==> flow/design.v <==
`timescale 1ns / 1ps
module lcd_controller(
    input clk,
    input rst,
    input en,
    input cmd,
    input [7:0] data,
    output reg [7:4] DB,
    output reg LCD_E,
    output reg LCD_RS,
    output LCD_RW,
    output reg busy
    );
	assign LCD_RW = 0;
  wire buffer_write;
  reg buffer_read;
  reg [7:0] buffer_data;
  reg buffer_cmd;
  wire buffer_full;
  wire buffer_empty;
  reg [8:0] memory [0:31];
  reg [4:0] head, tail;
  always @ (negedge clk, posedge rst)
    if (rst)
      tail <= 0;
    else
      if (buffer_write)
        tail <= tail + 1;
  always @ (posedge clk)
    if (buffer_write)
      memory[tail - 5'd1] <= {cmd, data};
  always @ (negedge clk, posedge rst)
    if (rst)
      head <= 0;
    else
      if (buffer_read)
        head <= head + 1;
  always @ (posedge clk, posedge rst)
    if (rst)
      {buffer_cmd, buffer_data} <= 0;
    else
      if (buffer_read)
        {buffer_cmd, buffer_data} <= memory[head - 5'd1];
  reg [6:0] count;
  always @ (posedge clk, posedge rst)
    if (rst)
      count <= 0;
    else
      case ({buffer_write, buffer_read})
        2'b10: count <= count + 1;
        2'b01: count <= count - 1;
      endcase
  assign buffer_empty = (count == 0) ? 1'b1 : 0;
  assign buffer_full = (count == 7'd31) ? 1'b1 : 0;
  reg [24:0] init_seq_count;
  reg [3:0] init_seq_state;
	reg mode_state;
	parameter INIT_MODE = 1'b0;
	parameter NORMAL_MODE = 1'b1;
  reg [7:0] data_init;
  parameter IDLE = 4'd0;
  parameter FIFTEENMS = 4'd1;
  parameter ONE = 4'd2;
  parameter TWO = 4'd3;
  parameter THREE = 4'd4;
  parameter FOUR = 4'd5;
  parameter FIVE = 4'd6;
  parameter SIX = 4'd7;
  parameter SEVEN = 4'd8;
  parameter EIGHT = 4'd9;
  parameter DONE_POWER_INIT = 4'd10;
  always @ (posedge clk, posedge rst)
    if (rst)
      init_seq_state <= IDLE;
    else
      case (init_seq_state)
        IDLE: init_seq_state <= FIFTEENMS;
        FIFTEENMS:
          if (init_seq_count == (25'd750000 - 25'd1)) init_seq_state <= ONE;
          else init_seq_state <= FIFTEENMS;
        ONE:
          if (init_seq_count == (25'd12 - 25'd1)) init_seq_state <= TWO;
          else init_seq_state <= ONE;
        TWO:
          if (init_seq_count == (25'd205000 - 25'd1)) init_seq_state <= THREE;
          else init_seq_state <= TWO;
        THREE:
          if (init_seq_count == (25'd12 - 25'd1)) init_seq_state <= FOUR;
          else init_seq_state <= THREE;
        FOUR:
          if (init_seq_count == (25'd5000 - 25'd1)) init_seq_state <= FIVE;
          else init_seq_state <= FOUR;
        FIVE:
          if (init_seq_count == (25'd12 - 25'd1)) init_seq_state <= SIX;
          else init_seq_state <= FIVE;
        SIX:
          if (init_seq_count == (25'd2000 - 25'd1)) init_seq_state <= SEVEN;
          else init_seq_state <= SIX;
        SEVEN:
          if (init_seq_count == (25'd12 - 25'd1)) init_seq_state <= EIGHT;
          else init_seq_state <= SEVEN;
        EIGHT:
          if (init_seq_count == (25'd2000 - 25'd1)) init_seq_state <= DONE_POWER_INIT;
          else init_seq_state <= EIGHT;
        default: init_seq_state <= DONE_POWER_INIT;
      endcase
  always @ (posedge clk, posedge rst)
    if (rst)
      init_seq_count <= 0;
    else
      case (init_seq_state)
        FIFTEENMS:
          if (init_seq_count == (25'd750000 - 25'd1)) init_seq_count <= 0;
          else init_seq_count <= init_seq_count + 1;
        ONE, THREE, FIVE, SEVEN:
          if (init_seq_count == (25'd12 - 25'd1)) init_seq_count <= 0;
          else init_seq_count <= init_seq_count + 1;
        TWO:
          if (init_seq_count == (25'd205000 - 25'd1)) init_seq_count <= 0;
          else init_seq_count <= init_seq_count + 1;
        FOUR:
          if (init_seq_count == (25'd5000 - 25'd1)) init_seq_count <= 0;
          else init_seq_count <= init_seq_count + 1;
        SIX, EIGHT:
          if (init_seq_count == (25'd2000 - 25'd1)) init_seq_count <= 0;
          else init_seq_count <= init_seq_count + 1;
      endcase
  reg [3:0] timing_seq_state;
  reg [16:0] timing_count;
  parameter INIT_TIMING = 4'd0;
  parameter HIGH_SETUP = 4'd1;
  parameter HIGH_HOLD = 4'd2;
  parameter ONEUS = 4'd3;
  parameter LOW_SETUP = 4'd4;
  parameter LOW_HOLD = 4'd5;
  parameter FORTYUS = 4'd6;
  parameter CLEAR_HOME_PAUSE = 4'd7;
  parameter DONE_WRITE = 4'd8;
  parameter CLEAR_CMD = 8'h01;
  parameter HOME_CMD = 7'h01;
	reg tx_init;
  always @ (posedge clk, posedge rst)
    if (rst)
      timing_seq_state <= 0;
    else
      case (timing_seq_state)
        INIT_TIMING:
          if (tx_init) timing_seq_state <= HIGH_SETUP;
          else timing_seq_state <= INIT_TIMING;
        HIGH_SETUP:
          if (timing_count == 17'd2 - 17'd1) timing_seq_state <= HIGH_HOLD;
          else timing_seq_state <= HIGH_SETUP;
        HIGH_HOLD:
          if (timing_count == 17'd12 - 17'd1) timing_seq_state <= ONEUS;
          else timing_seq_state <= HIGH_HOLD;
        ONEUS:
          if (timing_count == 17'd50 - 17'd1) timing_seq_state <= LOW_SETUP;
          else timing_seq_state <= ONEUS;
        LOW_SETUP:
          if (timing_count == 17'd2 - 17'd1) timing_seq_state <= LOW_HOLD;
          else timing_seq_state <= LOW_SETUP;
        LOW_HOLD:
          if (timing_count == 17'd12 - 17'd1) timing_seq_state <= FORTYUS;
          else timing_seq_state <= LOW_HOLD;
        FORTYUS:
          if (timing_count == 17'd2000 - 17'd1)
            case (mode_state)
              INIT_MODE:
                if ( (data_init == CLEAR_CMD) || (data_init[7:1] == HOME_CMD) )
                  timing_seq_state <= CLEAR_HOME_PAUSE;
                else
                  timing_seq_state <= DONE_WRITE;
              NORMAL_MODE:
                if ( (buffer_data == CLEAR_CMD ) || (buffer_data[7:1] == HOME_CMD) )
                  timing_seq_state <= CLEAR_HOME_PAUSE;
                else
                  timing_seq_state <= DONE_WRITE;
              default: timing_seq_state <= DONE_WRITE;
            endcase
          else
            timing_seq_state <= FORTYUS;
        CLEAR_HOME_PAUSE:
          if (timing_count == 17'd82000 - 17'd1) timing_seq_state <= DONE_WRITE;
          else timing_seq_state <= CLEAR_HOME_PAUSE;
        DONE_WRITE: timing_seq_state <= INIT_TIMING;
      endcase
  always @ (posedge clk, posedge rst)
    if (rst)
      timing_count <= 0;
    else
      case (timing_seq_state)
        HIGH_SETUP, LOW_SETUP:
          if (timing_count == 17'd2 - 17'd1) timing_count <= 0;
          else timing_count <= timing_count + 1;
        HIGH_HOLD, LOW_HOLD:
          if (timing_count == 17'd12 - 17'd1) timing_count <= 0;
          else timing_count <= timing_count + 1;
        ONEUS:
          if (timing_count == 17'd50 - 17'd1) timing_count <= 0;
          else timing_count <= timing_count + 1;
        FORTYUS:
          if (timing_count == 17'd2000 - 17'd1) timing_count <= 0;
          else timing_count <= timing_count + 1;
        CLEAR_HOME_PAUSE:
          if (timing_count == 17'd82000 - 17'd1) timing_count <= 0;
          else timing_count <= timing_count + 1;
      endcase
  reg [5:0] init_mode_state;
  reg [25:0] main_counter;
  parameter INIT = 6'd0;
  parameter FUNCTION_SET = 6'd1;
  parameter ENTRY_SET = 6'd2;
  parameter SET_DISPLAY = 6'd3;
  parameter CLEAR_DISPLAY = 6'd4;
  parameter SET_ADDR = 6'd5;
  parameter CHAR_L = 6'd6;
  parameter CHAR_C = 6'd7;
  parameter CHAR_D1 = 6'd8;
  parameter CHAR_SPACE = 6'd9;
  parameter CHAR_R = 6'd10;
  parameter CHAR_E = 6'd11;
  parameter CHAR_A = 6'd12;
  parameter CHAR_D2 = 6'd13;
  parameter CHAR_Y = 6'd14;
  parameter ONESEC = 6'd15;
  parameter CLEAR_LCD_READY = 6'd16;
  parameter DONE_INIT_MODE = 6'd17;
  parameter TIMEONESEC = 26'd500000;
  always @ (posedge clk, posedge rst)
    if (rst)
      init_mode_state <= 0;
    else
      case (init_mode_state)
        INIT:
          if (init_seq_state == DONE_POWER_INIT) init_mode_state <= FUNCTION_SET;
          else init_mode_state <= INIT;
        FUNCTION_SET:
          if (timing_seq_state == DONE_WRITE) init_mode_state <= ENTRY_SET;
          else init_mode_state <= FUNCTION_SET;
        ENTRY_SET:
          if (timing_seq_state == DONE_WRITE) init_mode_state <= SET_DISPLAY;
          else init_mode_state <= ENTRY_SET;
        SET_DISPLAY:
          if (timing_seq_state == DONE_WRITE) init_mode_state <= CLEAR_DISPLAY;
          else init_mode_state <= SET_DISPLAY;
        CLEAR_DISPLAY:
          if (timing_seq_state == DONE_WRITE) init_mode_state <= SET_ADDR;
          else init_mode_state <= CLEAR_DISPLAY;
        SET_ADDR:
          if (timing_seq_state == DONE_WRITE) init_mode_state <= CHAR_L;
          else init_mode_state <= SET_ADDR;
        CHAR_L:
          if (timing_seq_state == DONE_WRITE) init_mode_state <= CHAR_C;
          else init_mode_state <= CHAR_L;
        CHAR_C:
          if (timing_seq_state == DONE_WRITE) init_mode_state <= CHAR_D1;
          else init_mode_state <= CHAR_C;
        CHAR_D1:
          if (timing_seq_state == DONE_WRITE) init_mode_state <= CHAR_SPACE;
          else init_mode_state <= CHAR_D1;
        CHAR_SPACE:
          if (timing_seq_state == DONE_WRITE) init_mode_state <= CHAR_R;
          else init_mode_state <= CHAR_SPACE;
        CHAR_R:
          if (timing_seq_state == DONE_WRITE) init_mode_state <= CHAR_E;
          else init_mode_state <= CHAR_R;
        CHAR_E:
          if (timing_seq_state == DONE_WRITE) init_mode_state <= CHAR_A;
          else init_mode_state <= CHAR_E;
        CHAR_A:
          if (timing_seq_state == DONE_WRITE) init_mode_state <= CHAR_D2;
          else init_mode_state <= CHAR_A;
        CHAR_D2:
          if (timing_seq_state == DONE_WRITE) init_mode_state <= CHAR_Y;
          else init_mode_state <= CHAR_D2;
        CHAR_Y:
          if (timing_seq_state == DONE_WRITE) init_mode_state <= ONESEC;
          else init_mode_state <= CHAR_Y;
        ONESEC:
          if (main_counter == TIMEONESEC - 26'd1) init_mode_state <= CLEAR_LCD_READY;
          else init_mode_state <= ONESEC;
        CLEAR_LCD_READY:
          if (timing_seq_state == DONE_WRITE) init_mode_state <= DONE_INIT_MODE;
          else init_mode_state <= CLEAR_LCD_READY;
        default:
          init_mode_state <= DONE_INIT_MODE;
      endcase
  always @ (posedge clk, posedge rst)
    if (rst)
      main_counter <= 0;
    else
      case (init_mode_state)
        ONESEC:
          if (main_counter == TIMEONESEC - 26'd1) main_counter <= 0;
          else main_counter <= main_counter + 1;
        default: main_counter <= 0;
      endcase
	always @ (posedge clk, posedge rst)
		if (rst)
			mode_state <= 0;
		else
			case (mode_state)
				INIT_MODE:
					if (init_mode_state == DONE_INIT_MODE) mode_state <= NORMAL_MODE;
					else mode_state <= INIT_MODE;
				default: mode_state <= NORMAL_MODE;
			endcase
	reg normal_mode_state;
  parameter NORMAL_MODE_IDLE = 1'd0;
  parameter WRITE_DATA = 1'd1;
  always @ (posedge clk, posedge rst)
    if (rst)
      normal_mode_state <= 0;
    else
      case (normal_mode_state)
        NORMAL_MODE_IDLE:
          if (!buffer_empty)
            normal_mode_state <= WRITE_DATA;
          else
            normal_mode_state <= NORMAL_MODE_IDLE;
        WRITE_DATA:
          if (timing_seq_state == DONE_WRITE) normal_mode_state <= NORMAL_MODE_IDLE;
          else normal_mode_state <= WRITE_DATA;
        default: normal_mode_state <= NORMAL_MODE_IDLE;
      endcase
  always @ (*) begin
  	case (mode_state)
  		INIT_MODE:
        case (init_mode_state)
          FUNCTION_SET, ENTRY_SET, SET_DISPLAY, CLEAR_DISPLAY, SET_ADDR,
          CHAR_L, CHAR_C, CHAR_D1, CHAR_SPACE, CHAR_R, CHAR_E, CHAR_A, CHAR_D2,
          CHAR_Y, CLEAR_LCD_READY:
            tx_init <= 1'b1;
          default:
            tx_init <= 0;
        endcase
  		NORMAL_MODE:
  			case (normal_mode_state)
          WRITE_DATA:
  					tx_init <= 1'b1;
  				default:
  					tx_init <= 0;
  			endcase
  	endcase
  end
  always @ (*)
		case (mode_state)
			INIT_MODE:
				case (init_mode_state)
				  CHAR_L, CHAR_C, CHAR_D1, CHAR_SPACE, CHAR_R, CHAR_E, CHAR_A,
				  CHAR_D2, CHAR_Y:
            LCD_RS <= 1'b1;
				  default:
            LCD_RS <= 0;
				endcase
			NORMAL_MODE:
				case (normal_mode_state)
          WRITE_DATA:
            LCD_RS <= ~buffer_cmd;
					default:
            LCD_RS <= 0;
				endcase
		endcase
  always @ (*)
		case (init_mode_state)
		  FUNCTION_SET: data_init <= 8'h28;
		  ENTRY_SET: data_init <= 8'h06;
		  SET_DISPLAY: data_init <= 8'h0D;
		  CLEAR_DISPLAY, CLEAR_LCD_READY: data_init <= 8'h01;
		  SET_ADDR: data_init <= 8'h80;
		  CHAR_L: data_init <= 8'h4C;
		  CHAR_C: data_init <= 8'h43;
		  CHAR_D1: data_init <= 8'h44;
		  CHAR_SPACE: data_init <= 8'h20;
		  CHAR_R: data_init <= 8'h72;
		  CHAR_E: data_init <= 8'h65;
		  CHAR_A: data_init <= 8'h61;
		  CHAR_D2: data_init <= 8'h64;
		  CHAR_Y: data_init <= 8'h79;
		  default: data_init <= 0;
		endcase
  always @ (*)
		case (mode_state)
			INIT_MODE:
				case (init_mode_state)
				  INIT:
            case (init_seq_state)
              ONE, THREE, FIVE:
                DB <= 4'h3;
              SEVEN:
                DB <= 4'h2;
              default: DB <= 0;
            endcase
				  default:
            case (timing_seq_state)
              HIGH_SETUP, HIGH_HOLD: DB <= data_init[7:4];
              LOW_SETUP, LOW_HOLD: DB <= data_init[3:0];
              default: DB <= 0;
            endcase
				endcase
			NORMAL_MODE:
        case (normal_mode_state)
          WRITE_DATA:
            case (timing_seq_state)
              HIGH_SETUP, HIGH_HOLD: DB <= buffer_data[7:4];
              LOW_SETUP, LOW_HOLD: DB <= buffer_data[3:0];
              default: DB <= 0;
            endcase
          default: DB <= 0;
        endcase
		endcase
  always @ (*)
		case (mode_state)
			INIT_MODE:
				case (init_mode_state)
				  INIT:
            case (init_seq_state)
              ONE, THREE, FIVE, SEVEN:
                LCD_E <= 1'b1;
              default: LCD_E <= 0;
            endcase
				  default:
            case (timing_seq_state)
              HIGH_SETUP, LOW_SETUP: LCD_E <= 0;
              HIGH_HOLD, LOW_HOLD: LCD_E <= 1'b1;
              default: LCD_E <= 0;
            endcase
				endcase
			NORMAL_MODE:
				case (timing_seq_state)
					HIGH_SETUP, LOW_SETUP: LCD_E <= 0;
					HIGH_HOLD, LOW_HOLD: LCD_E <= 1'b1;
					default: LCD_E <= 0;
				 endcase
		endcase
  always @ (*)
		case (mode_state)
			INIT_MODE:
				case (init_mode_state)
				  DONE_INIT_MODE: busy <= 1'b0;
				  default: busy <= 1'b1;
				endcase
			NORMAL_MODE:
        if (buffer_full) busy <= 1'b1;
        else busy <= 1'b0;
		endcase
  assign buffer_write = ((en) && (!buffer_full)) ? 1'b1 : 0;
  always @ (posedge clk, posedge rst)
    if (rst)
      buffer_read <= 0;
    else
      case (mode_state)
        NORMAL_MODE:
          case (normal_mode_state)
            NORMAL_MODE_IDLE:
              if (!buffer_empty) buffer_read <= 1'b1;
              else buffer_read <= 0;
            default: buffer_read <= 0;
          endcase
        default:
          buffer_read <= 0;
      endcase
endmodule
`timescale 1ns / 1ps
module snaptest(
  input clk,
  input rst,
  input busy,
  input PS2_CLK,
  input PS2_DATA,
  output reg en,
  output reg cmd,
  output reg [7:0] data,
  output reg [7:0] LED
  );
  reg ps2cf;
  reg ps2df;
  wire en_sr_clk_filter;
  wire en_sr_data_filter;
  wire [7:0] ps2_clk_filter;
  wire [7:0] ps2_data_filter;
  shift_register_8bit S1 (
    .clk(clk),
    .rst(rst),
    .en(en_sr_clk_filter),
    .din(PS2_CLK),
    .sr(ps2_clk_filter)
    );
  shift_register_8bit S2 (
    .clk(clk),
    .rst(rst),
    .en(en_sr_data_filter),
    .din(PS2_DATA),
    .sr(ps2_data_filter)
    );
  assign en_sr_clk_filter = 1'b1;
  always @ (posedge clk, posedge rst)
    if (rst)
      ps2cf <= 1'b1;   
    else
      if (ps2_clk_filter == 8'hff) ps2cf <= 1'b1;
      else if (ps2_clk_filter == 8'h00) ps2cf <= 0;
  assign en_sr_data_filter = 1'b1;
  always @ (posedge clk, posedge rst)
    if (rst)
      ps2df <= 1'b1;   
    else
      if (ps2_data_filter == 8'hff) ps2df <= 1'b1;
      else if (ps2_data_filter == 8'h00) ps2df <= 0;
  wire en_sr_keyval1;
  wire en_sr_keyval2;
  wire en_sr_keyval3;
  wire [10:0] sr_val1;
  wire [10:0] sr_val2;
  wire [10:0] sr_val3;
  reg [7:0] keyval1;
  reg [7:0] keyval2;
  reg [7:0] keyval3;
  shift_register_11bit SE1 (
    .clk(clk),
    .rst(rst),
    .en(en_sr_keyval1),
    .din(ps2df),
    .sr(sr_val1)
    );
  shift_register_11bit SE2 (
    .clk(clk),
    .rst(rst),
    .en(en_sr_keyval2),
    .din(ps2df),
    .sr(sr_val2)
    );
  shift_register_11bit SE3 (
    .clk(clk),
    .rst(rst),
    .en(en_sr_keyval3),
    .din(ps2df),
    .sr(sr_val3)
    );
  reg [4:0] state;
  reg [3:0] bit_count;
  parameter IDLE = 5'd0;
  parameter WTCLKLO1 = 5'd1;
  parameter SHIFT1_IN = 5'd2;
  parameter WTCLKHI1 = 5'd3;
  parameter GETKEY1 = 5'd4;
  parameter WTCLKLO2 = 5'd5;
  parameter SHIFT2_IN = 5'd6;
  parameter WTCLKHI2 = 5'd7;
  parameter GETKEY2 = 5'd8;
  parameter BREAKEY = 5'd9;
  parameter WTCLKLO3 = 5'd10;
  parameter SHIFT3_IN = 5'd11;
  parameter WTCLKHI3 = 5'd12;
  parameter GETKEY3 = 5'd13;
  parameter SENDDATA = 5'd14;
  parameter SENDASCII = 5'd15;
  parameter SENDBACKSPACE = 5'd16;
  parameter SENDARROWKEY = 5'd17;
  parameter SENDCAPSLOCK = 5'd18;
  always @ (posedge clk, posedge rst) begin
    if (rst) begin
      state <= 0;
    end
    else begin
      case (state)
        IDLE:
          if (ps2df) state <= IDLE;
          else state <= WTCLKLO1;
        WTCLKLO1:
          case (ps2cf)
            1'b0: state <= SHIFT1_IN;
            1'b1:
              if (bit_count == 11) state <= GETKEY1;
              else state <= WTCLKLO1;
          endcase
        SHIFT1_IN: state <= WTCLKHI1;
        WTCLKHI1:
          if (ps2cf) state <= WTCLKLO1;
          else state <= WTCLKHI1;
        GETKEY1: state <= WTCLKLO2;
		    WTCLKLO2:
          case (ps2cf)
            1'b0: state <= SHIFT2_IN;
            1'b1:
              if (bit_count == 11) state <= GETKEY2;
              else state <= WTCLKLO2;
          endcase
        SHIFT2_IN: state <= WTCLKHI2;
        WTCLKHI2:
          if (ps2cf) state <= WTCLKLO2;
          else state <= WTCLKHI2;
        GETKEY2: state <= BREAKEY;
        BREAKEY:
          if (keyval2 == 8'hF0)
            state <= WTCLKLO3;
          else if (keyval1 == 8'hE0)
            state <= WTCLKLO1;
          else if ((keyval1 == 8'hF0) && ((keyval2 == 8'h12) || (keyval2 == 8'h59)))  
            state <= IDLE;
          else
            state <= WTCLKLO2;
        WTCLKLO3:
          case (ps2cf)
            1'b0: state <= SHIFT3_IN;
            1'b1:
              if (bit_count == 11) state <= GETKEY3;
              else state <= WTCLKLO3;
          endcase
        SHIFT3_IN: state <= WTCLKHI3;
        WTCLKHI3:
          if (ps2cf) state <= WTCLKLO3;
          else state <= WTCLKHI3;
        GETKEY3: state <= SENDDATA;
		    SENDDATA:
    			case (keyval3)
    				8'h66: state <= SENDBACKSPACE;
    				8'h75, 8'h6B, 8'h72, 8'h74: state <= SENDARROWKEY;
            8'h12, 8'h59: state <= IDLE;  
            8'h58: state <= SENDCAPSLOCK;
    				default: state <= SENDASCII;
    			endcase
        SENDASCII:
          if (keyval1 == 8'h12)
            state <= WTCLKLO2;
          else
            state <= IDLE;
		    SENDARROWKEY, SENDBACKSPACE, SENDCAPSLOCK: state <= IDLE;
		endcase
    end
  end
  always @ (posedge clk, posedge rst) begin
    if (rst) begin
      bit_count <= 0;
    end
    else begin
      case (state)
        WTCLKHI1, WTCLKHI2, WTCLKHI3:
          if (ps2cf) bit_count <= bit_count + 1;
        GETKEY1, GETKEY2, GETKEY3:
          bit_count <= 0;
        default:
          bit_count <= bit_count;
      endcase
    end
  end
  assign en_sr_keyval1 = (state == SHIFT1_IN) ? 1'b1 : 0;
  assign en_sr_keyval2 = (state == SHIFT2_IN) ? 1'b1 : 0;
  assign en_sr_keyval3 = (state == SHIFT3_IN) ? 1'b1 : 0;
  always @ (posedge clk, posedge rst) begin
    if (rst)
      keyval1 <= 0;
    else
      if (state == GETKEY1)
        keyval1 <= sr_val1[9:1];
  end
  always @ (posedge clk, posedge rst) begin
    if (rst)
      keyval2 <= 0;
    else
      if (state == GETKEY2)
        keyval2 <= sr_val2[9:1];
  end
  always @ (posedge clk, posedge rst) begin
    if (rst)
      keyval3 <= 0;
    else
      if (state == GETKEY3)
        keyval3 <= sr_val3[9:1];
  end
	reg data_ready;
	always @ (*)
		if (state == SENDDATA)
			data_ready <= 1'b1;
		else
			data_ready <= 0;
	reg [7:0] ascii;
	reg ascii_read;
	reg backspace_read;
	reg arrowkey_read;
  reg shiftkey_read;
  reg capslock_read;
  always @ (*)
    if (state == SENDCAPSLOCK)
      capslock_read <= 1'b1;
    else
      capslock_read <= 0;
  always @ (*)
    if ((state == SENDASCII) && ((keyval1 == 8'h12) || (keyval1 == 8'h59)))
      shiftkey_read <= 1'b1;
    else
      shiftkey_read <= 0;
  always @ (*)
    if (state == SENDASCII)
      ascii_read <= 1'b1;
    else
      ascii_read <= 0;
  always @ (*)
    if (state == SENDBACKSPACE)
      backspace_read <= 1'b1;
    else
      backspace_read <= 0;
  always @ (*)
    if (state == SENDARROWKEY)
      arrowkey_read <= 1'b1;
    else
      arrowkey_read <= 0;
  parameter caps_small_base = 8'h61;
	parameter caps_large_base = 8'h41;
	reg [7:0] caps_base;
	always @ (posedge clk, posedge rst)
    if (rst)
      caps_base <= caps_small_base;
    else
      if (capslock_read)
        case (caps_base)
          caps_small_base:
            if (keyval3 == 8'h58) caps_base <= caps_large_base;
            else caps_base <= caps_small_base;
          caps_large_base:
            if (keyval3 == 8'h58) caps_base <= caps_small_base;
            else caps_base <= caps_large_base;
        endcase
	always @ (posedge clk, posedge rst) begin
		if (rst) begin
			ascii <= 0;
		end
		else begin
			if (state == SENDASCII) begin
				case (keyval3)
					8'h1C:
            if (shiftkey_read)
              case (caps_base)
                caps_small_base: ascii <= (caps_large_base + 0);
                caps_large_base: ascii <= (caps_small_base + 0);
              endcase
            else
              ascii <= (caps_base + 0);	 
					8'h32:
            if (shiftkey_read)
              case (caps_base)
                caps_small_base: ascii <= (caps_large_base + 1);
                caps_large_base: ascii <= (caps_small_base + 1);
              endcase
            else
              ascii <= (caps_base + 1);	 
					8'h21:
            if (shiftkey_read)
              case (caps_base)
                caps_small_base: ascii <= (caps_large_base + 2);
                caps_large_base: ascii <= (caps_small_base + 2);
              endcase
            else
              ascii <= (caps_base + 2);	 
					8'h23:
            if (shiftkey_read)
              case (caps_base)
                caps_small_base: ascii <= (caps_large_base + 3);
                caps_large_base: ascii <= (caps_small_base + 3);
              endcase
            else
              ascii <= (caps_base + 3);	 
					8'h24:
            if (shiftkey_read)
              case (caps_base)
                caps_small_base: ascii <= (caps_large_base + 4);
                caps_large_base: ascii <= (caps_small_base + 4);
              endcase
            else
              ascii <= (caps_base + 4);	 
					8'h2B:
            if (shiftkey_read)
              case (caps_base)
                caps_small_base: ascii <= (caps_large_base + 5);
                caps_large_base: ascii <= (caps_small_base + 5);
              endcase
            else
              ascii <= (caps_base + 5);	 
					8'h34:
            if (shiftkey_read)
              case (caps_base)
                caps_small_base: ascii <= (caps_large_base + 6);
                caps_large_base: ascii <= (caps_small_base + 6);
              endcase
            else
              ascii <= (caps_base + 6);	 
					8'h33:
            if (shiftkey_read)
              case (caps_base)
                caps_small_base: ascii <= (caps_large_base + 7);
                caps_large_base: ascii <= (caps_small_base + 7);
              endcase
            else
              ascii <= (caps_base + 7);	 
					8'h43:
            if (shiftkey_read)
              case (caps_base)
                caps_small_base: ascii <= (caps_large_base + 8);
                caps_large_base: ascii <= (caps_small_base + 8);
              endcase
            else
              ascii <= (caps_base + 8);	 
					8'h3B:
            if (shiftkey_read)
              case (caps_base)
                caps_small_base: ascii <= (caps_large_base + 9);
                caps_large_base: ascii <= (caps_small_base + 9);
              endcase
            else
              ascii <= (caps_base + 9);	 
					8'h42:
            if (shiftkey_read)
              case (caps_base)
                caps_small_base: ascii <= (caps_large_base + 10);
                caps_large_base: ascii <= (caps_small_base + 10);
              endcase
            else
              ascii <= (caps_base + 10);	 
					8'h4B:
            if (shiftkey_read)
              case (caps_base)
                caps_small_base: ascii <= (caps_large_base + 11);
                caps_large_base: ascii <= (caps_small_base + 11);
              endcase
            else
              ascii <= (caps_base + 11);	 
					8'h3A:
            if (shiftkey_read)
              case (caps_base)
                caps_small_base: ascii <= (caps_large_base + 12);
                caps_large_base: ascii <= (caps_small_base + 12);
              endcase
            else
              ascii <= (caps_base + 12);	 
					8'h31:
            if (shiftkey_read)
              case (caps_base)
                caps_small_base: ascii <= (caps_large_base + 13);
                caps_large_base: ascii <= (caps_small_base + 13);
              endcase
            else
              ascii <= (caps_base + 13);	 
					8'h44:
            if (shiftkey_read)
              case (caps_base)
                caps_small_base: ascii <= (caps_large_base + 14);
                caps_large_base: ascii <= (caps_small_base + 14);
              endcase
            else
              ascii <= (caps_base + 14);	 
					8'h4D:
            if (shiftkey_read)
              case (caps_base)
                caps_small_base: ascii <= (caps_large_base + 15);
                caps_large_base: ascii <= (caps_small_base + 15);
              endcase
            else
              ascii <= (caps_base + 15);	 
					8'h15:
            if (shiftkey_read)
              case (caps_base)
                caps_small_base: ascii <= (caps_large_base + 16);
                caps_large_base: ascii <= (caps_small_base + 16);
              endcase
            else
              ascii <= (caps_base + 16);	 
					8'h2D:
            if (shiftkey_read)
              case (caps_base)
                caps_small_base: ascii <= (caps_large_base + 17);
                caps_large_base: ascii <= (caps_small_base + 17);
              endcase
            else
              ascii <= (caps_base + 17);	 
					8'h1B:
            if (shiftkey_read)
              case (caps_base)
                caps_small_base: ascii <= (caps_large_base + 18);
                caps_large_base: ascii <= (caps_small_base + 18);
              endcase
            else
              ascii <= (caps_base + 18);	 
					8'h2C:
            if (shiftkey_read)
              case (caps_base)
                caps_small_base: ascii <= (caps_large_base + 19);
                caps_large_base: ascii <= (caps_small_base + 19);
              endcase
            else
              ascii <= (caps_base + 19);	 
					8'h3C:
            if (shiftkey_read)
              case (caps_base)
                caps_small_base: ascii <= (caps_large_base + 20);
                caps_large_base: ascii <= (caps_small_base + 20);
              endcase
            else
              ascii <= (caps_base + 20);	 
					8'h2A:
            if (shiftkey_read)
              case (caps_base)
                caps_small_base: ascii <= (caps_large_base + 21);
                caps_large_base: ascii <= (caps_small_base + 21);
              endcase
            else
              ascii <= (caps_base + 21);	 
					8'h1D:
            if (shiftkey_read)
              case (caps_base)
                caps_small_base: ascii <= (caps_large_base + 22);
                caps_large_base: ascii <= (caps_small_base + 22);
              endcase
            else
              ascii <= (caps_base + 22);	 
					8'h22:
            if (shiftkey_read)
              case (caps_base)
                caps_small_base: ascii <= (caps_large_base + 23);
                caps_large_base: ascii <= (caps_small_base + 23);
              endcase
            else
              ascii <= (caps_base + 23);	 
					8'h35:
            if (shiftkey_read)
              case (caps_base)
                caps_small_base: ascii <= (caps_large_base + 24);
                caps_large_base: ascii <= (caps_small_base + 24);
              endcase
            else
              ascii <= (caps_base + 24);	 
					8'h1A:
            if (shiftkey_read)
              case (caps_base)
                caps_small_base: ascii <= (caps_large_base + 25);
                caps_large_base: ascii <= (caps_small_base + 25);
              endcase
            else
              ascii <= (caps_base + 25);	 
					8'h45, 8'h70: ascii <= 8'h30;	 
					8'h16, 8'h69: ascii <= 8'h31;	 
					8'h1E, 8'h72: ascii <= 8'h32;	 
					8'h26, 8'h7A: ascii <= 8'h33;	 
					8'h25, 8'h6B: ascii <= 8'h34;	 
					8'h2E, 8'h73: ascii <= 8'h35;	 
					8'h36, 8'h74: ascii <= 8'h36;	 
					8'h3D, 8'h6C: ascii <= 8'h37;	 
					8'h3E, 8'h75: ascii <= 8'h38;	 
					8'h46, 8'h7D: ascii <= 8'h39;	 
					8'h29: ascii <= 8'h20;
					default: ascii <= 8'h41;
				endcase
			end
		end
	end
	assign caps_lock_make_code = (keyval3 == 8'h58) ? 1'b1 : 0;
  parameter S_IDLE = 5'd0;
  parameter S_2 = 5'd2;
  parameter S_ASCII = 5'd3;
  parameter S_WRASCII1 = 5'd4;
  parameter S_WRASCII2 = 5'd5;
  parameter S_WRASCII3 = 5'd6;
  parameter S_CNT16 = 5'd7;
  parameter S_CNT32 = 5'd8;
  parameter S_BACKSPACE = 5'd9;
  parameter S_MOVEADDRLOWRIGHTA = 5'd10;
  parameter S_MOVEADDRLOWRIGHTB = 5'd11;
  parameter S_MOVEADDRLEFTA = 5'd12;
  parameter S_WRSPACE = 5'd13;
  parameter S_MOVEADDRLEFTB = 5'd14;
  parameter S_ARROWKEY = 5'd15;
  parameter S_MOVEADDRARWUP = 5'd16;
  parameter S_MOVEADDRARWDOWN = 5'd17;
  parameter S_MOVEADDRARWLEFT = 5'd18;
  parameter S_MOVEADDRARWRIGHT = 5'd19;
  reg [4:0] data_controller_state;
  reg [5:0] char_count;
  always @ (posedge clk, posedge rst)
    if (rst)
      data_controller_state <= S_IDLE;
    else
      case(data_controller_state)
        S_IDLE:
    			if (!caps_lock_make_code)
            if (char_count == 6'd32)
              data_controller_state <= S_CNT32;
            else
      				case ({busy, data_ready})
      					2'b10: data_controller_state <= S_IDLE;
      					2'b01: data_controller_state <= S_2;
      					default: data_controller_state <= S_IDLE;
      				endcase
    			else
    				data_controller_state <= S_IDLE;
        S_2:
    			if (backspace_read)
    				data_controller_state <= S_BACKSPACE;
    			else if (ascii_read)
    				data_controller_state <= S_ASCII;
    			else if (arrowkey_read)
    				data_controller_state <= S_ARROWKEY;
        S_ASCII:
          if (char_count == 6'd16)
            data_controller_state <= S_CNT16;
          else
            data_controller_state <= S_WRASCII1;
  		  S_WRASCII1: data_controller_state <= S_WRASCII2;
  		  S_WRASCII2:
    			if (!busy)
    				data_controller_state <= S_WRASCII3;
    			else
    				data_controller_state <= S_WRASCII2;
  		  S_WRASCII3: data_controller_state <= S_IDLE;
  		  S_CNT16: data_controller_state <= S_WRASCII1;
  		  S_CNT32: data_controller_state <= S_IDLE;
  		  S_BACKSPACE:
    			if (char_count == 0)
    				data_controller_state <= S_MOVEADDRLOWRIGHTA;
    			else
    				data_controller_state <= S_MOVEADDRLEFTA;
  		  S_MOVEADDRLEFTA: data_controller_state <= S_WRSPACE;
  		  S_MOVEADDRLOWRIGHTA: data_controller_state <= S_WRSPACE;
  		  S_WRSPACE:
    			if (char_count == 0)
    				data_controller_state <= S_MOVEADDRLOWRIGHTB;
    			else
    				data_controller_state <= S_MOVEADDRLEFTB;
  		  S_MOVEADDRLEFTB: data_controller_state <= S_IDLE;
  		  S_MOVEADDRLOWRIGHTB: data_controller_state <= S_IDLE;
  		  S_ARROWKEY:
          case (keyval3)
            8'h75: data_controller_state <= S_MOVEADDRARWUP;
            8'h72: data_controller_state <= S_MOVEADDRARWDOWN;
            8'h6B: data_controller_state <= S_MOVEADDRARWLEFT;
            8'h74: data_controller_state <= S_MOVEADDRARWRIGHT;
          endcase
        S_MOVEADDRARWUP: data_controller_state <= S_IDLE;
        S_MOVEADDRARWDOWN: data_controller_state <= S_IDLE;
        S_MOVEADDRARWLEFT: data_controller_state <= S_IDLE;
        S_MOVEADDRARWRIGHT: data_controller_state <= S_IDLE;
		endcase
  reg [5:0] char_count_sub;
  reg line_bit;
	always @ (*)
    if (char_count <= 6'd16)
      line_bit <= 0;
    else
      line_bit <= 1'b1;
	always @ (*)
    if (char_count <= 6'd16)
      char_count_sub <= 6'd1;
    else
      char_count_sub <= 6'd17;
  always @ (posedge clk, posedge rst)
    if (rst)
      {cmd,data} <= 0;
    else
  		case (data_controller_state)
  			S_WRASCII3: {cmd,data} <= {1'b0, ascii};
  			S_CNT16: {cmd,data} <= {1'b1, 8'hC0};
  			S_CNT32: {cmd,data} <= {1'b1, 8'h80};
  			S_MOVEADDRLEFTA,
        S_MOVEADDRLEFTB:
          {cmd, data} <= {1'b1, 1'b1, line_bit, char_count[5:0] - char_count_sub};
  			S_WRSPACE: {cmd, data} <= {1'b0, 8'h20};
  			S_MOVEADDRLOWRIGHTA, S_MOVEADDRLOWRIGHTB:
  				{cmd, data} <= {1'b1, 8'hCF};
        S_MOVEADDRARWUP, S_MOVEADDRARWDOWN:
          if (line_bit)
            {cmd, data} <= {1'b1, 1'b1, ~line_bit, char_count[5:0] - char_count_sub + 6'd1};
          else
            {cmd, data} <= {1'b1, 1'b1, ~line_bit, char_count[5:0]};
        S_MOVEADDRARWLEFT:
          if (char_count == 6'd16)
            {cmd, data} <= {1'b1, 8'h8F};
          else if (char_count == 6'd0)
            {cmd, data} <= {1'b1, 8'hCF};
          else
            {cmd, data} <= {1'b1, 1'b1, line_bit, char_count[5:0] - char_count_sub};
        S_MOVEADDRARWRIGHT:
          if (char_count == 6'd15)
            {cmd, data} <= {1'b1, 8'hC0};
          else if (char_count == 6'd31)
            {cmd, data} <= {1'b1, 8'h80};
          else
            {cmd, data} <= {1'b1, 1'b1, line_bit, char_count[5:0] - char_count_sub + 6'd2};
  		endcase
  always @ (posedge clk)
    if (rst)
      en <= 0;
    else
  		case (data_controller_state)
  			S_WRASCII3,
        S_CNT16,
        S_CNT32,
        S_MOVEADDRLEFTA,
        S_MOVEADDRLEFTB,
  			S_WRSPACE,
        S_MOVEADDRLOWRIGHTA,
        S_MOVEADDRLOWRIGHTB,
        S_MOVEADDRARWUP,
        S_MOVEADDRARWDOWN,
        S_MOVEADDRARWLEFT,
        S_MOVEADDRARWRIGHT:
  				en <= 1'b1;
  			default:
  				en <= 0;
		  endcase
	always @ (posedge clk, posedge rst) begin
		if (rst)
			char_count <= 0;
		else
			case (data_controller_state)
				S_WRASCII3: char_count <= char_count + 1;
				S_CNT32: char_count <= 0;
				S_MOVEADDRLEFTB: char_count <= char_count - 1;
        S_MOVEADDRLOWRIGHTB: char_count <= 6'd31;
        S_MOVEADDRARWUP,
        S_MOVEADDRARWDOWN:
          if (char_count > 16)
            char_count <= char_count - 6'd16;
          else
            char_count <= char_count + 6'd16;
        S_MOVEADDRARWLEFT:
          if (char_count == 6'd0)
            char_count <= 6'd31;
          else
            char_count <= char_count - 1;
        S_MOVEADDRARWRIGHT:
          if (char_count == 6'd31)
            char_count <= 0;
          else
            char_count <= char_count + 1;
			endcase
	end
	always @ (posedge clk, posedge rst) begin
    if (rst)
      LED <= 0;
    else
		  LED <= keyval1;
  end
endmodule
module shift_register_11bit(
  input clk,
  input rst,
  input en,
  input din,
  output reg [10:0] sr
  );
  always @ (posedge clk, posedge rst)
    if (rst)
      sr <= 0;
    else
      if (en)
        sr <= {din, sr[10:1]};
endmodule
module shift_register_8bit(
  input clk,
  input rst,
  input en,
  input din,
  output reg [7:0] sr
  );
  always @ (posedge clk, posedge rst)
    if (rst)
      sr <= 8'hff;
    else
      if (en)
        sr <= {din, sr[7:1]};
endmodule
`timescale 1ns / 1ps
module lcd_top(
  input clk,
  input rst,
  input PS2_CLK,
  input PS2_DATA,
  output [7:4] DB,
  output LCD_E,
  output LCD_RS,
  output LCD_RW,
  output [7:0] LED
  );
  wire busy;
  wire cmd;
  wire en;
  wire [7:0] data;
  snaptest LD1 (
    .clk(clk),
    .rst(rst),
    .busy(busy),
	 .PS2_CLK(PS2_CLK),
	 .PS2_DATA(PS2_DATA),
    .cmd(cmd),
    .en(en),
    .data(data),
	 .LED(LED)
    );
  lcd_controller LC1 (
    .clk(clk),
    .rst(rst),
    .en(en),
    .cmd(cmd),
    .data(data),
    .DB(DB),
    .LCD_E(LCD_E),
    .LCD_RS(LCD_RS),
    .LCD_RW(LCD_RW),
    .busy(busy)
    );
endmodule
Wiki page: lcd_top / tool data

---- From RTL to reports: lcd_top ----
Tool output for the design above before and after an edit, in the order of the flow.
"before" refers to lines of the RTL above, "after" to lines of the edited file.
"difference" is "after" less "before", of the values as shown.
Cell names lack the library's common part.
A cell with - has no value.
set-up
  design top .............................. lcd_top
  clock ................................... clk
  library ................................. sky130hd
  library corner .......................... tt_025C_1v80

---- The edit ----
Unified diff, file above to edited file.
This change comes from a script, not from a designer. The edited design behaves differently; no optimisation was intended.
begin of diff
@@ -1133,10 +1133,5 @@
 			endcase
 	end
-	always @ (posedge clk, posedge rst) begin
-    if (rst)
-      LED <= 0;
-    else
-		  LED <= keyval1;
-  end
+	always @(*) LED = keyval1;
 endmodule
 module shift_register_11bit(
end of diff

---- Word-level counts ----
Source: Yosys, flattened and elaborated, memories not mapped. Widths are those after wreduce. Registers that Yosys merges into a memory's read port (data or address) are not register bits. Print and check cells do not count.
Memory sizes are those after Yosys's memory passes, which may raise the word count (mostly to a power of two), join words into wider ones and drop unused or constant bits.
operators by class
  element                           before  after  difference
  add/sub/neg operators             42      42     0
  magnitude comparators             2       2      0
  eq/ne operators                   186     186    0
  mux-type cells                    201     201    0
  bitwise logic cells               4       4      0
  reductions and logical operators  64      64     0
operators by type and width
  cell                                                      before  after  difference
  1-bit 2-to-1 mux                                          51      51     0
  8-bit 2-to-1 mux                                          29      29     0
  8-bit case mux with 2-bit select                          27      27     0
  4-bit by 2-bit != test with 1-bit output with constant B  26      26     0
  8-bit by 7-bit == test with 1-bit output with constant B  24      24     0
  8-bit by 6-bit == test with 1-bit output with constant B  23      23     0
  2-bit OR reduction                                        21      21     0
  5-bit by 4-bit == test with 1-bit output with constant B  16      16     0
  2-bit 2-to-1 mux                                          14      14     0
  3-bit 2-to-1 mux                                          11      11     0
  8-bit by 5-bit adder with 8-bit output with constant B    10      10     0
  8-bit by 5-bit == test with 1-bit output with constant B  10      10     0
  4-bit 2-to-1 mux                                          10      10     0
  5-bit 2-to-1 mux                                          10      10     0
  6-bit by 4-bit == test with 1-bit output with constant B  9       9      0
  8-bit by 4-bit adder with 8-bit output with constant B    8       8      0
  4-bit by 3-bit == test with 1-bit output with constant B  8       8      0
  5-bit by 3-bit == test with 1-bit output with constant B  8       8      0
  5-bit == test with constant B                             7       7      0
  1-bit case mux with 2-bit select                          6       6      0
  2-bit nonzero test                                        6       6      0
  4-bit == test with constant B                             5       5      0
  8-bit == test with constant B                             5       5      0
  17-bit 2-to-1 mux                                         5       5      0
  25-bit 2-to-1 mux                                         5       5      0
  6-bit 2-to-1 mux                                          5       5      0
  4-bit case mux with 2-bit select                          5       5      0
  8-bit by 3-bit adder with 8-bit output with constant B    4       4      0
Not every row of either side is listed.
storage and ports
  element                          before  after  difference
  register bits                    230     222    -8
  memory bits (writable)           288     288    0
  ROM bits                         336     336    0
  word width x clocked read ports  10      10     0
  memories kept                    5       5      0
  bits of input ports              4       4      0
  output and inout port bits       15      15     0
  word-level cells                 535     534    -1
memories
  element                                  before                                                                 after
  words x width with read and write ports  LC1.memory 32x9 r1 w1; 32x8 r1 w0; 32x1 r1 w0; 32x1 r1 w0; 16x1 r1 w0  LC1.memory 32x9 r1 w1; 32x8 r1 w0; 32x1 r1 w0; 32x1 r1 w0; 16x1 r1 w0

---- Longest topological paths ----
Depth = most cells in a row (Yosys ltp): at word level without a register or memory, in the mapped netlist without a sequential cell, where the memories' decode and read muxes count.
logic depth
  element                        before  after  difference
  depth after elaboration        9       9      0
  ABC_AREA                       0       0      -
  depth in mapped cells          15      15     0
  gate-level depth less buffers  14      14     0

---- Netlist ----
The flow's flattened synthesis, as Yosys stat reports it; memories are mapped. The netlist is that of the ABC_AREA named above (0 if unset); the other value can give another one.
cells by type
  cell      before  after  difference
  nor2_1    171     197    +26
  nand2_1   150     126    -24
  buf_2     22      6      -16
  clkbuf_1  60      70     +10
  nor3_1    47      37     -10
  o21ai_0   93      84     -9
  dfrtp_1   221     213    -8
  o21ai_1   6       0      -6
  mux2_2    53      58     +5
  nand2b_1  20      15     -5
  o31ai_1   13      8      -5
  mux2i_1   12      17     +5
  o211ai_1  12      7      -5
  nand4_1   29      33     +4
  nor2b_1   23      27     +4
  a21o_1    15      11     -4
  nor4b_1   13      9      -4
  a22o_1    11      15     +4
Not every row of either side is listed.
synthesis totals
  element                 before     after      difference
  mapped cells            1,941      1,897      -44
  mapped area (mm^2)      0.0250027  0.0246361  -0.0003666
  sequential area (mm^2)  0.0150269  0.0148267  -0.0002002
  mapped flip-flops       542        534        -8
By module: a second synthesis without flattening, with its own total; a netlist apart from the flattened one above.
second synthesis, totals
  element                                         before     after      difference
  cells (unflattened synthesis)                   2,044      2,029      -15
  area total of the unflattened synthesis (mm^2)  0.0261576  0.0259399  -0.0002177
Each row is one instance without its submodules.
modules, before
  module                instances  cells  area (mm^2)
  lcd_controller        1          1,256  0.0180786
  snaptest              1          680    0.0060333
  shift_register_11bit  3          24     0.0004517
  shift_register_8bit   2          18     0.0003453
  lcd_top               1          0      0
modules, after
  module                instances  cells  area (mm^2)
  lcd_controller        1          1,256  0.0180786
  snaptest              1          665    0.0058156
  shift_register_11bit  3          24     0.0004517
  shift_register_8bit   2          18     0.0003453
  lcd_top               1          0      0

---- Layout results ----
Both versions went through the flow (Yosys, OpenROAD) with the same settings in each pair. Constraints: input delay and output delay 20% of the set period each, output load 0.01 pF.
flow settings, set A
  CORE_UTILIZATION ........................ 40
  period_ns ............................... 14.7
  CAP_MARGIN .............................. 20
  CORE_MARGIN ............................. 2
  SLEW_MARGIN ............................. 20
final reports, set A
  element                                 before     after      difference
  post-synthesis cell area (mm^2)         0.0250027  0.0246361  -0.0003666
  die footprint (mm^2)                    0.0645236  0.0635922  -0.0009314
  standard-cell area after layout (mm^2)  0.0278792  0.0276127  -0.0002665
  post-layout utilization (%)             45.2       45.6       +0.4
  setup slack of the worst path (ns)      3.745      3.797      +0.052
  worst-case hold slack (ns)              0.363      0.369      +0.006
  total power of the final layout (µW)    3,096      3,173      +77
By "total power of the final layout" is meant OpenSTA's value without simulated activity: inputs other than the clock are taken to toggle once in ten clock periods, and the tool carries that through the logic.
